==> flow/design.v <==
`timescale 1ns / 1ps
module add_sub #(parameter WIDTH = 15)(
input signed [WIDTH:0] a,b,
input sel, 
output signed [WIDTH:0] out
);
wire [WIDTH+1:0] sum;
assign sum = sel?a-b:a+b;
assign out = {sum[WIDTH+1],sum[WIDTH-1:0]};
endmodule
`timescale 1ns / 1ps
module mux #(parameter WIDTH = 15)(
input [WIDTH:0] a,b,
input sel,
output [WIDTH:0]out
);
assign out = sel?b:a;
endmodule
`timescale 1ns / 1ps
module shifter#(parameter WIDTH = 15)(
input signed [WIDTH:0] a,
output signed [WIDTH:0] b,
input m , 
input [3:0] i
);
assign b = m? (a)>>>i :((i!=0)?(a)>>>(i-1):a);
endmodule
`timescale 1ns / 1ps
module rom#(parameter WIDTH = 15)(
input clk,
input sel ,
input [3:0] i,
output [WIDTH:0] rom_out
    );
 reg [WIDTH:0] rom_mem [0:19] ;
 initial begin
 rom_mem[0] =  16'b0000010000000000;
 rom_mem[1] =  16'b0000001000000000;
 rom_mem[2] =  16'b0000000100000000;
 rom_mem[3] =  16'b0000000010000000;
 rom_mem[4] =  16'b0000000001000000;
 rom_mem[5] =  16'b0000000000100000;
 rom_mem[6] =  16'b0000000000010000;
 rom_mem[7] =  16'b0000000000001000;
 rom_mem[8] =  16'b0000000000000100;
 rom_mem[9] =  16'b0000000000000010;
 rom_mem[10] =  16'b0000001000110010;
 rom_mem[11] =  16'b0000000100000110;
 rom_mem[12] =  16'b0000000010000001;
 rom_mem[13] =  16'b0000000001000000;
 rom_mem[14] =  16'b0000000000100000;
 rom_mem[15] =  16'b0000000000010000;
 rom_mem[16] =  16'b0000000000001000;
 rom_mem[17] =  16'b0000000000000100;
 rom_mem[18] =  16'b0000000000000010;
 rom_mem[19] =  16'b0000000000000001;
 end   
 assign rom_out = sel?rom_mem[i+9]:rom_mem[i-1];
endmodule
`timescale 1ns / 1ps
module recon_controlpath(
input clk,reset,
output reg selmx,selmy,selmz,
output reg [3:0]  i
);
reg start;
always @ (posedge clk) begin
    if(reset) begin 
        i <= 0;
        selmx <= 0;
        selmy <= 0;
        selmz <= 0; 
        start <= 1;
    end
    else if(start) begin
        if(i!=0) begin
        selmx <= 1;
        selmy <= 1;
        selmz <= 1; 
        end
        if(i != 10) begin
         i <= i+1;
        end
        else if (i==10) begin
            start <= 0;
            i <= 0;
            selmx <= 0;
            selmy <= 0;
            selmz <= 0; 
        end
    end
end
endmodule
`timescale 1ns / 1ps
module recon_datapath#(parameter WIDTH = 15)(
input clk,
input m,div,
input [WIDTH:0] Xo,Yo,Zo ,
input selmx,selmy,selmz,
output reg [WIDTH:0] Xout,Yout, Zout,
input [WIDTH:0] z_rom,
input [3:0] i
);
wire [WIDTH:0] x_mux, y_mux , z_mux;
wire [WIDTH:0] x_asout, y_asout , z_asout; 
wire [WIDTH:0] x_fout;
mux m_x(Xo , Xout , selmx , x_mux);
mux m_y(Yo , Yout , selmy , y_mux);
mux m_z(Zo , Zout , selmz , z_mux);
reg [WIDTH:0] Xi , Yi , Zi;
wire di = div?(~y_mux[15]):z_mux[15];
always @ (posedge clk) begin 
if(i!=0) begin
    Xout <= x_fout;
    Yout <= y_asout;
    Zout <= z_asout;
end
end
wire [WIDTH:0] x_sft, y_sft; 
shifter shftx(x_mux ,x_sft ,m, i);
shifter shfty(y_mux ,y_sft,m, i);
add_sub X_as(x_mux , y_sft ,di, x_asout);
add_sub Y_as(y_mux , x_sft ,di, y_asout);
add_sub Z_as(z_mux , z_rom ,~(di), z_asout);
mux m_xout(x_mux, x_asout , m , x_fout);
endmodule
`timescale 1ns / 1ps
module recon#(parameter WIDTH = 15)(
input clk,reset,m,div,
input [WIDTH:0] Xo, Yo ,Zo,
output [WIDTH:0] Xout , Yout , Zout,
output [3:0] i
);
wire selmx,selmy,selmz;
wire [WIDTH:0] rom_out ;
recon_datapath dt(clk,m,div,Xo,Yo,Zo,selmx, selmy,selmz,Xout, Yout, Zout ,rom_out, i);
recon_controlpath ct(clk,reset,selmx,selmy,selmz,i);
rom rm(clk,m,i,rom_out);
endmodule
`timescale 1ns / 1ps
module latch#(parameter WIDTH=15)(
input [WIDTH:0] Xout,Yout,Zout,
input [3:0] i,
input clk,reset,
output reg [WIDTH:0] X_H,Y_H,Z_H,
input af_en);
always@(posedge clk) begin
    if(reset) begin
        X_H<=16'b0;
        Y_H<=16'b0;
        Z_H<=16'b0;
    end
    else if(i==10&af_en)begin
        X_H<=16'b0000010011010100;
        Y_H<=16'b0;
        Z_H<=Yout;
    end
end
endmodule
`timescale 1ns / 1ps
module ResetLogic#(parameter WIDTH=15 )(
input ext_reset,
input clk,
output reg reset1,reset2,reset3,complete
);
reg [5:0] counter;
always@(posedge clk)begin
    if(ext_reset) begin
        reset1<=1;
        reset2<=1;
        reset3 <=1;
        complete <= 0;
        counter<=0;
    end
    else if(counter==0)begin
        counter<=counter+1;
        reset1<=0;
    end
    else if(counter==11) begin
        reset2<=0;
        counter <= counter + 1;
    end
    else if (counter == 22) begin 
        reset3 <= 0;
        counter <= counter + 1;
    end
    else if(counter ==33) begin
        complete <= 1;
    end
    else if(counter <34) begin 
        counter <= counter + 1;
    end
end
endmodule
`timescale 1ns / 1ps
module Neuron#(parameter WIDTH=15)(
input [WIDTH:0] Xo,Yo,Zo,
input clk,reset,
output [WIDTH:0] Sin_H,Cos_H,Z, 
output reset3,complete,
output [WIDTH:0] Yout,
input af_en
);
wire reset1,reset2;
wire zz;
assign Z=Yout;
wire[WIDTH:0] Xout,Zout;
wire [3:0] i1,i2;
wire [WIDTH:0] X_H,Y_H,Z_H;
reg [3:0] i1_d;
ResetLogic RL(reset,clk,reset1,reset2,reset3,complete);
recon linear(clk,reset1,1'b0,1'b0,Xo, Yo ,Zo,Xout , Yout , Zout, i1);
always @(posedge clk) i1_d <= i1;
latch l1(Xout,Yout,Zout, i1_d,clk,reset1,X_H,Y_H,Z_H,af_en);
recon hyperbolic(clk,reset2,1'b1,1'b0,X_H,Y_H,Z_H,Cos_H,Sin_H,zz,i2);
endmodule
`timescale 1ns / 1ps
module recon_top_level#(parameter WIDTH = 15)( 
input [WIDTH:0] Xo, Zo , Yo,
input clk,
input ext_reset,
input [1:0] sel,
output [WIDTH:0] mac_out,
output [WIDTH:0] f,
input af_en,
output complete
);
wire [WIDTH:0] z, coshz, sinhz;
wire reset3;
Neuron #(WIDTH)inneuron(Xo,Yo,Zo,clk,ext_reset, sinhz,coshz,z,reset3,complete,mac_out,af_en);
wire sign_z=z[WIDTH];
wire [WIDTH:0]relu ;
assign relu=sign_z?0:z;
wire [WIDTH:0] ez, ez_1;
add_sub #(WIDTH) adder1(coshz, sinhz, sel[0], ez);
add_sub #(WIDTH) adder2(ez, 16'b0000010000000000, sel[0], ez_1);
wire [WIDTH:0] w2,w3;
wire [WIDTH:0] divisor , dividend;
mux  #(WIDTH)m1(ez, coshz, sel[0], w2);
mux #(WIDTH) m2(ez_1, sinhz, sel[0], w3);
wire [WIDTH:0] div_out;
assign divisor =  {w3[15], (w3[14:0]>>2) };
assign dividend = {w2[15], (w2[14:0]>>2) };
wire [WIDTH:0] X_divout,Y_divout;
recon #(WIDTH) r_div(
 clk,reset3,1'b0,1'b1,
divisor, dividend ,16'b0,
 X_divout , Y_divout , div_out
);
assign f=sel[1]?(sel[0]?mac_out:relu):div_out;  
endmodule
==> Tool chain data of recon_top_level <==
The steps from the RTL of recon_top_level to its reports follow in flow order.
Lines are those of the file above, counted from 1.
Operators carry their Yosys type and port widths (W data, S select, Z words).
Cell names lack the library's common part.
{ "design": {"design": "recon_top_level", "clock": "clk", "cell_library": "sky130hd", "corner": "tt_025C_1v80"} }

==> After elaboration <==
Source: Yosys, flattened and elaborated, memories not mapped. Widths are those after wreduce. Registers that Yosys merges into a memory's read port (data or address) are not register bits. Print and check cells do not count. Equal cells are merged and count once.
Memory sizes are those after Yosys's memory passes, which may raise the word count (mostly to a power of two), join words into wider ones and drop unused or constant bits.
{ "op_classes": {"reduce_and_logical": 15, "bitwise": 4, "muxes": 71, "n_cmp": 1, "shifts": 4, "equal": 11, "addsub": 24} }
{ "ops": {"columns": ["operator", "n"], "rows": [
  ["$mux W16", 15],
  ["$add A16 B16 Y17", 8],
  ["$sub A16 B16 Y17", 8],
  ["$mux W17", 8],
  ["$sshr A16 B32 Y16", 2],
  ["$mux W1", 36],
  ["$sshr A16 B4 Y16", 2],
  ["$mux W6", 5],
  ["$mux W4", 6],
  ["$add A16 B12 Y17 const B", 1],
  ["$eq A4 B4 Y1 const B", 4],
  ["$ne A4 B4 Y1 const B", 4],
  ["$reduce_bool A4 Y1", 4],
  ["$mux W15", 1],
  ["$add A4 B1 Y4 const B", 3],
  ["$reduce_and A2 Y1", 5],
  ["$sub A4 B1 Y5 const B", 2],
  ["$reduce_bool A2 Y1", 3],
  ["$add A6 B1 Y6 const B", 1],
  ["$eq A6 B4 Y1 const B", 1],
  ["$eq A6 B5 Y1 const B", 1],
  ["$lt A6 B6 Y1 const B", 1],
  ["$eq A6 B6 Y1 const B", 1],
  ["$logic_not A6 Y1", 1],
  ["$add A4 B4 Y5 const B", 1],
  ["$reduce_and A4 Y1", 1],
  ["$not A1 Y1", 3],
  ["$reduce_and A3 Y1", 1],
  ["$and A1 B1 Y1", 1]
]} }
{ "bits": {"word_cells": 165, "input_bits": 53, "memories": 3, "register_bits": 199, "mem_bits_ro": 660} }
{ "memory_table": {"columns": ["name", "words", "width", "rd", "wr", "line_no", "source"], "rows": [
  ["inneuron.hyperbolic.rm.rom_mem", 20, 11, 1, 0, 35, "reg [WIDTH:0] rom_mem [0:19] ;"],
  ["inneuron.linear.rm.rom_mem", 20, 11, 1, 0, 35, null],
  ["r_div.rm.rom_mem", 20, 11, 1, 0, 35, null]
]} }

==> Depth <==
Depth = most cells in a row (Yosys ltp): at word level without a register or memory, in the mapped netlist without a sequential cell, where the memories' decode and read muxes count.
{ "depth": {"ltp_word": 9, "abc_area": 1, "ltp_mapped": 54} }

==> Mapped cells and area <==
The flow's flattened synthesis, as Yosys stat reports it; memories are mapped. The netlist is that of the ABC_AREA named above (0 if unset); the other value can give another one.
{ "mapped": {"ffs": 199, "seq_area_um2": 5425.2, "synth_area_um2": 19471.2, "cell_count": 2819, "buf_cells": 94} }
{ "types": {"columns": ["cell_type", "n", "type_area_um2"], "rows": [
  ["edfxtp_1", 144, 4.32E+03],
  ["nand2_1", 722, 2.71E+03],
  ["ha_1", 157, 1.96E+03],
  ["inv_1", 360, 1.35E+03],
  ["xor2_1", 149, 1.31E+03],
  ["dfxtp_1", 55, 1.1E+03],
  ["o21ai_0", 213, 1.07E+03],
  ["a21oi_1", 178, 890.854],
  ["nand3_1", 178, 890.854],
  ["nor2_1", 226, 848.314],
  ["xnor2_1", 53, 464.195],
  ["clkbuf_1", 64, 240.23],
  ["o211ai_1", 28, 210.202],
  ["nand3_2", 16, 160.154],
  ["nand2_2", 24, 150.144],
  ["fa_1", 7, 140.134],
  ["nor3_1", 27, 135.13],
  ["or2_2", 19, 118.864]
]} }
Not listed: further types 43, cells in them 199.

==> Path before layout <==
OpenSTA on the mapped netlist: ideal clock, no wires. The path of least setup slack (recovery checks aside). Input and output delay are each 20% of the period. Register names are those of the netlist, which keeps one name where synthesis merged equal registers.
{ "synth_path": {"path_type": "input-to-reg", "start": "in sel[0]", "end": "reg r_div.dt.Yout[15]", "period_ns": 8.5, "path_buffers": 5, "path_slack_ns": 0.471, "setup_time_ns": 0.259, "arrival_ns": 7.770, "delay_ns": 6.329, "launch_ns": 1.700, "path_stages": 49, "t_required_ns": 8.241, "input_delay_ns": 1.700, "synth_period_reached_ns": 8.029} }
"delay_ns" = arrival - input delay + setup time.
"path_stages" counts driving pins, that of a launching flip-flop among them; a cell with two outputs on the path counts twice.
"synth_period_reached_ns" = period - worst setup slack (recovery checks aside). The figure is calculated, with input and output delays left at 20% of the set period.
The rows between start and end are the longest chain of elaborated cells between them; the timing report does not say that the signal goes this way. Where chains are equally long, one stands for them.
Each line given opens the expression or statement behind the cell; cells for indexed reads and writes are added by Yosys, which also makes memories of some case tables.
{ "synth_between": {"path_cell_list": "clkbuf_1 inv_1 clkbuf_1 clkbuf_1 clkbuf_1 nand2_1 xor2_1 ha_1 nand3_1 nor3_1 nand2_1 nand3_1 nand2_1 nand2_1 ha_1 inv_1 nor2_1 nand3_1 [13 not listed] nand2_1 o21ai_0 fa_1 a21o_1 a21oi_1 o21ai_0 nand3_1 nand2_1 nand3_1 nand2_1 a21oi_1 inv_1 a21oi_1 o21ai_0 a21oi_1 nor2_1 nand3_1 nand3_1", "elab_chain_len": 8, "cone_cells": 11, "classes_between": "3 x add/sub; 1 x shift; 7 x mux"} }
{ "synth_lines": {"columns": ["element", "line_no", "source"], "rows": [
  ["from (decl)", 222, "input [1:0] sel,"],
  ["$mux W17", 8, "assign sum = sel?a-b:a+b;"],
  ["$add A16 B12 Y17", 8, null],
  ["$mux W16 x2", 17, "assign out = sel?b:a;"],
  ["$sshr A16 B32 Y16", 26, "assign b = m? (a)>>>i :((i!=0)?(a)>>>(i-1):a);"],
  ["$mux W16", 26, null],
  ["$sub A16 B16 Y17", 8, null],
  ["$mux W17", 8, null],
  ["to (assign)", 115, "Yout <= y_asout;"],
  ["to (decl)", 100, "output reg [WIDTH:0] Xout,Yout, Zout,"]
]} }

==> Worst path after layout <==
Path of least setup slack in the final report of flow run B (OpenROAD, finished layout, wires in). Where an end is a register, its clock arrival counts in the times.
{ "layout_path": {"path_type": "input-to-reg", "start": "in sel[0]", "end": "reg r_div.dt.Yout[15]", "period_ns": 8.31, "path_stages": 54, "launch_ns": 1.66, "path_slack_ns": 0.38, "arrival_ns": 8.17, "t_required_ns": 8.56, "path_buffers": 5, "input_delay_ns": 1.66, "setup_time_ns": 0.24} }
The rows between start and end are the longest chain of elaborated cells between them; the timing report does not say that the signal goes this way. Where chains are equally long, one stands for them.
{ "layout_between": {"path_cell_list": "clkbuf_4 clkinv_4 clkbuf_8 clkbuf_8 clkbuf_8 o21ai_0 nand2_1 ha_1 nand2_1 nor2_1 nand2_1 nand2_1 nand2_1 nand2_1 nand2_1 nand2_1 ha_2 inv_1 [18 not listed] nand2_1 xnor2_1 inv_1 ha_1 nand2_1 o21ai_2 nand3_1 nand2_1 nand3_1 nand2_1 a21oi_2 inv_1 a21oi_2 o21ai_2 a21oi_2 o21bai_1 nand2_1 nand3_1", "elab_chain_len": 8, "cone_cells": 11, "classes_between": "3 x add/sub; 1 x shift; 7 x mux"} }
{ "layout_lines": {"columns": ["element", "line_no", "source"], "rows": [
  ["from (decl)", 222, "input [1:0] sel,"],
  ["$mux W17", 8, "assign sum = sel?a-b:a+b;"],
  ["$add A16 B12 Y17", 8, null],
  ["$mux W16 x2", 17, "assign out = sel?b:a;"],
  ["$sshr A16 B32 Y16", 26, "assign b = m? (a)>>>i :((i!=0)?(a)>>>(i-1):a);"],
  ["$mux W16", 26, null],
  ["$sub A16 B16 Y17", 8, null],
  ["$mux W17", 8, null],
  ["to (assign)", 115, "Yout <= y_asout;"],
  ["to (decl)", 100, "output reg [WIDTH:0] Xout,Yout, Zout,"]
]} }

Module recon_top_level, platform sky130hd: 5 stored runs of the flow (Yosys, OpenROAD) with differing settings, in no particular order. Input and output delays are each 20% of the period that was set; the output load is 0.01 pF.
"period reached" is the run's clock period less its worst setup slack. It is reckoned from that one timing run; input and output delays stay at 20% of the period that was set.
"time on the worst setup path" is the time allowed to the run's worst setup path (the clock period less input and output delay, where it has them) less its slack. Clock arrival times count: a late capture clock shortens it, a late launch clock lengthens it.
"total power of the final layout" is the tool's figure for a default switching activity; nothing was simulated.

==> flow run A: settings <==
{ "ABC_AREA": 0, "CELL_PAD_IN_SITES_DETAIL_PLACEMENT": 2, "CORE_ASPECT_RATIO": 1.14, "CORE_MARGIN": 6, "CORE_UTILIZATION": 71, "CTS_CLUSTER_DIAMETER": 291, "GPL_ROUTABILITY_DRIVEN": 0, "GPL_TIMING_DRIVEN": 0, "MIN_ROUTING_LAYER": "met2", "PLACE_DENSITY_LB_ADDON": 0.17, "SETUP_SLACK_MARGIN": 1.63, "SLEW_MARGIN": 35, "TNS_END_PERCENT": 80, "period_ns": 12.9, "CAP_MARGIN": 20 }
==> flow run A: results <==
incomplete, placement halted on DPL-0033

==> flow run B: settings <==
{ "ABC_AREA": 1, "CELL_PAD_IN_SITES_DETAIL_PLACEMENT": 1, "CELL_PAD_IN_SITES_GLOBAL_PLACEMENT": 2, "CORE_UTILIZATION": 40, "CTS_CLUSTER_DIAMETER": 57, "GPL_TIMING_DRIVEN": 0, "TNS_END_PERCENT": 15, "period_ns": 8.31, "CAP_MARGIN": 20, "CORE_MARGIN": 2, "SLEW_MARGIN": 20 }
==> flow run B: results <==
utilization of the finished layout: 0.456
total power of the final layout: 3.769 mW
time on the worst setup path: 6.26 ns
worst setup path type: input-to-reg
period reached: 7.927 ns
summed negative setup slack: 0.000 ns
worst slack on setup checks: 0.383 ns
worst hold slack in the final report: 0.450 ns
standard-cell area after layout: 21834.7 µm²
synthesis area: 19471.2 µm²
overall die area: 50458.6 µm²

==> flow run C: settings <==
{ "ABC_AREA": 1, "CORE_ASPECT_RATIO": 1.03, "CORE_MARGIN": 2, "CORE_UTILIZATION": 54, "CTS_CLUSTER_DIAMETER": 246, "PLACE_DENSITY_LB_ADDON": 0.14, "period_ns": 6.41, "CAP_MARGIN": 20, "SLEW_MARGIN": 20 }
==> flow run C: results <==
synthesis area: 19471.2 µm²
utilization of the finished layout: 0.684
standard-cell area after layout: 24325.8 µm²
summed negative setup slack: -0.437 ns
worst hold slack in the final report: 0.449 ns
worst slack on setup checks: -0.195 ns
total power of the final layout: 5.211 mW
time on the worst setup path: 5.32 ns
worst setup path type: input-to-reg
period reached: 6.605 ns
overall die area: 37592.2 µm²

==> flow run D: settings <==
{ "ABC_AREA": 1, "CELL_PAD_IN_SITES_DETAIL_PLACEMENT": 0, "CELL_PAD_IN_SITES_GLOBAL_PLACEMENT": 2, "CORE_UTILIZATION": 40, "CTS_CLUSTER_DIAMETER": 57, "CTS_CLUSTER_SIZE": 83, "GPL_ROUTABILITY_DRIVEN": 1, "GPL_TIMING_DRIVEN": 1, "MAX_ROUTING_LAYER": "met4", "SETUP_SLACK_MARGIN": 0.57, "TNS_END_PERCENT": 35, "period_ns": 8.31, "CAP_MARGIN": 20, "CORE_MARGIN": 2, "SLEW_MARGIN": 20 }
==> flow run D: results <==
overall die area: 50458.6 µm²
worst hold slack in the final report: 0.443 ns
worst slack on setup checks: 1.168 ns
utilization of the finished layout: 0.458
summed negative setup slack: 0.000 ns
synthesis area: 19471.2 µm²
period reached: 7.142 ns
total power of the final layout: 3.718 mW
time on the worst setup path: 5.48 ns
worst setup path type: input-to-reg
standard-cell area after layout: 21913.5 µm²

==> flow run E: settings <==
{ "ABC_AREA": 0, "CELL_PAD_IN_SITES_DETAIL_PLACEMENT": 2, "CELL_PAD_IN_SITES_GLOBAL_PLACEMENT": 2, "CORE_ASPECT_RATIO": 1.14, "CORE_MARGIN": 6, "CORE_UTILIZATION": 71, "CTS_CLUSTER_DIAMETER": 291, "GPL_ROUTABILITY_DRIVEN": 0, "GPL_TIMING_DRIVEN": 0, "MIN_ROUTING_LAYER": "met2", "PLACE_DENSITY_LB_ADDON": 0.17, "SETUP_SLACK_MARGIN": 1.63, "SLEW_MARGIN": 20, "TNS_END_PERCENT": 80, "period_ns": 12.9, "CAP_MARGIN": 20 }
==> flow run E: results <==
incomplete, placement halted on FLW-0024
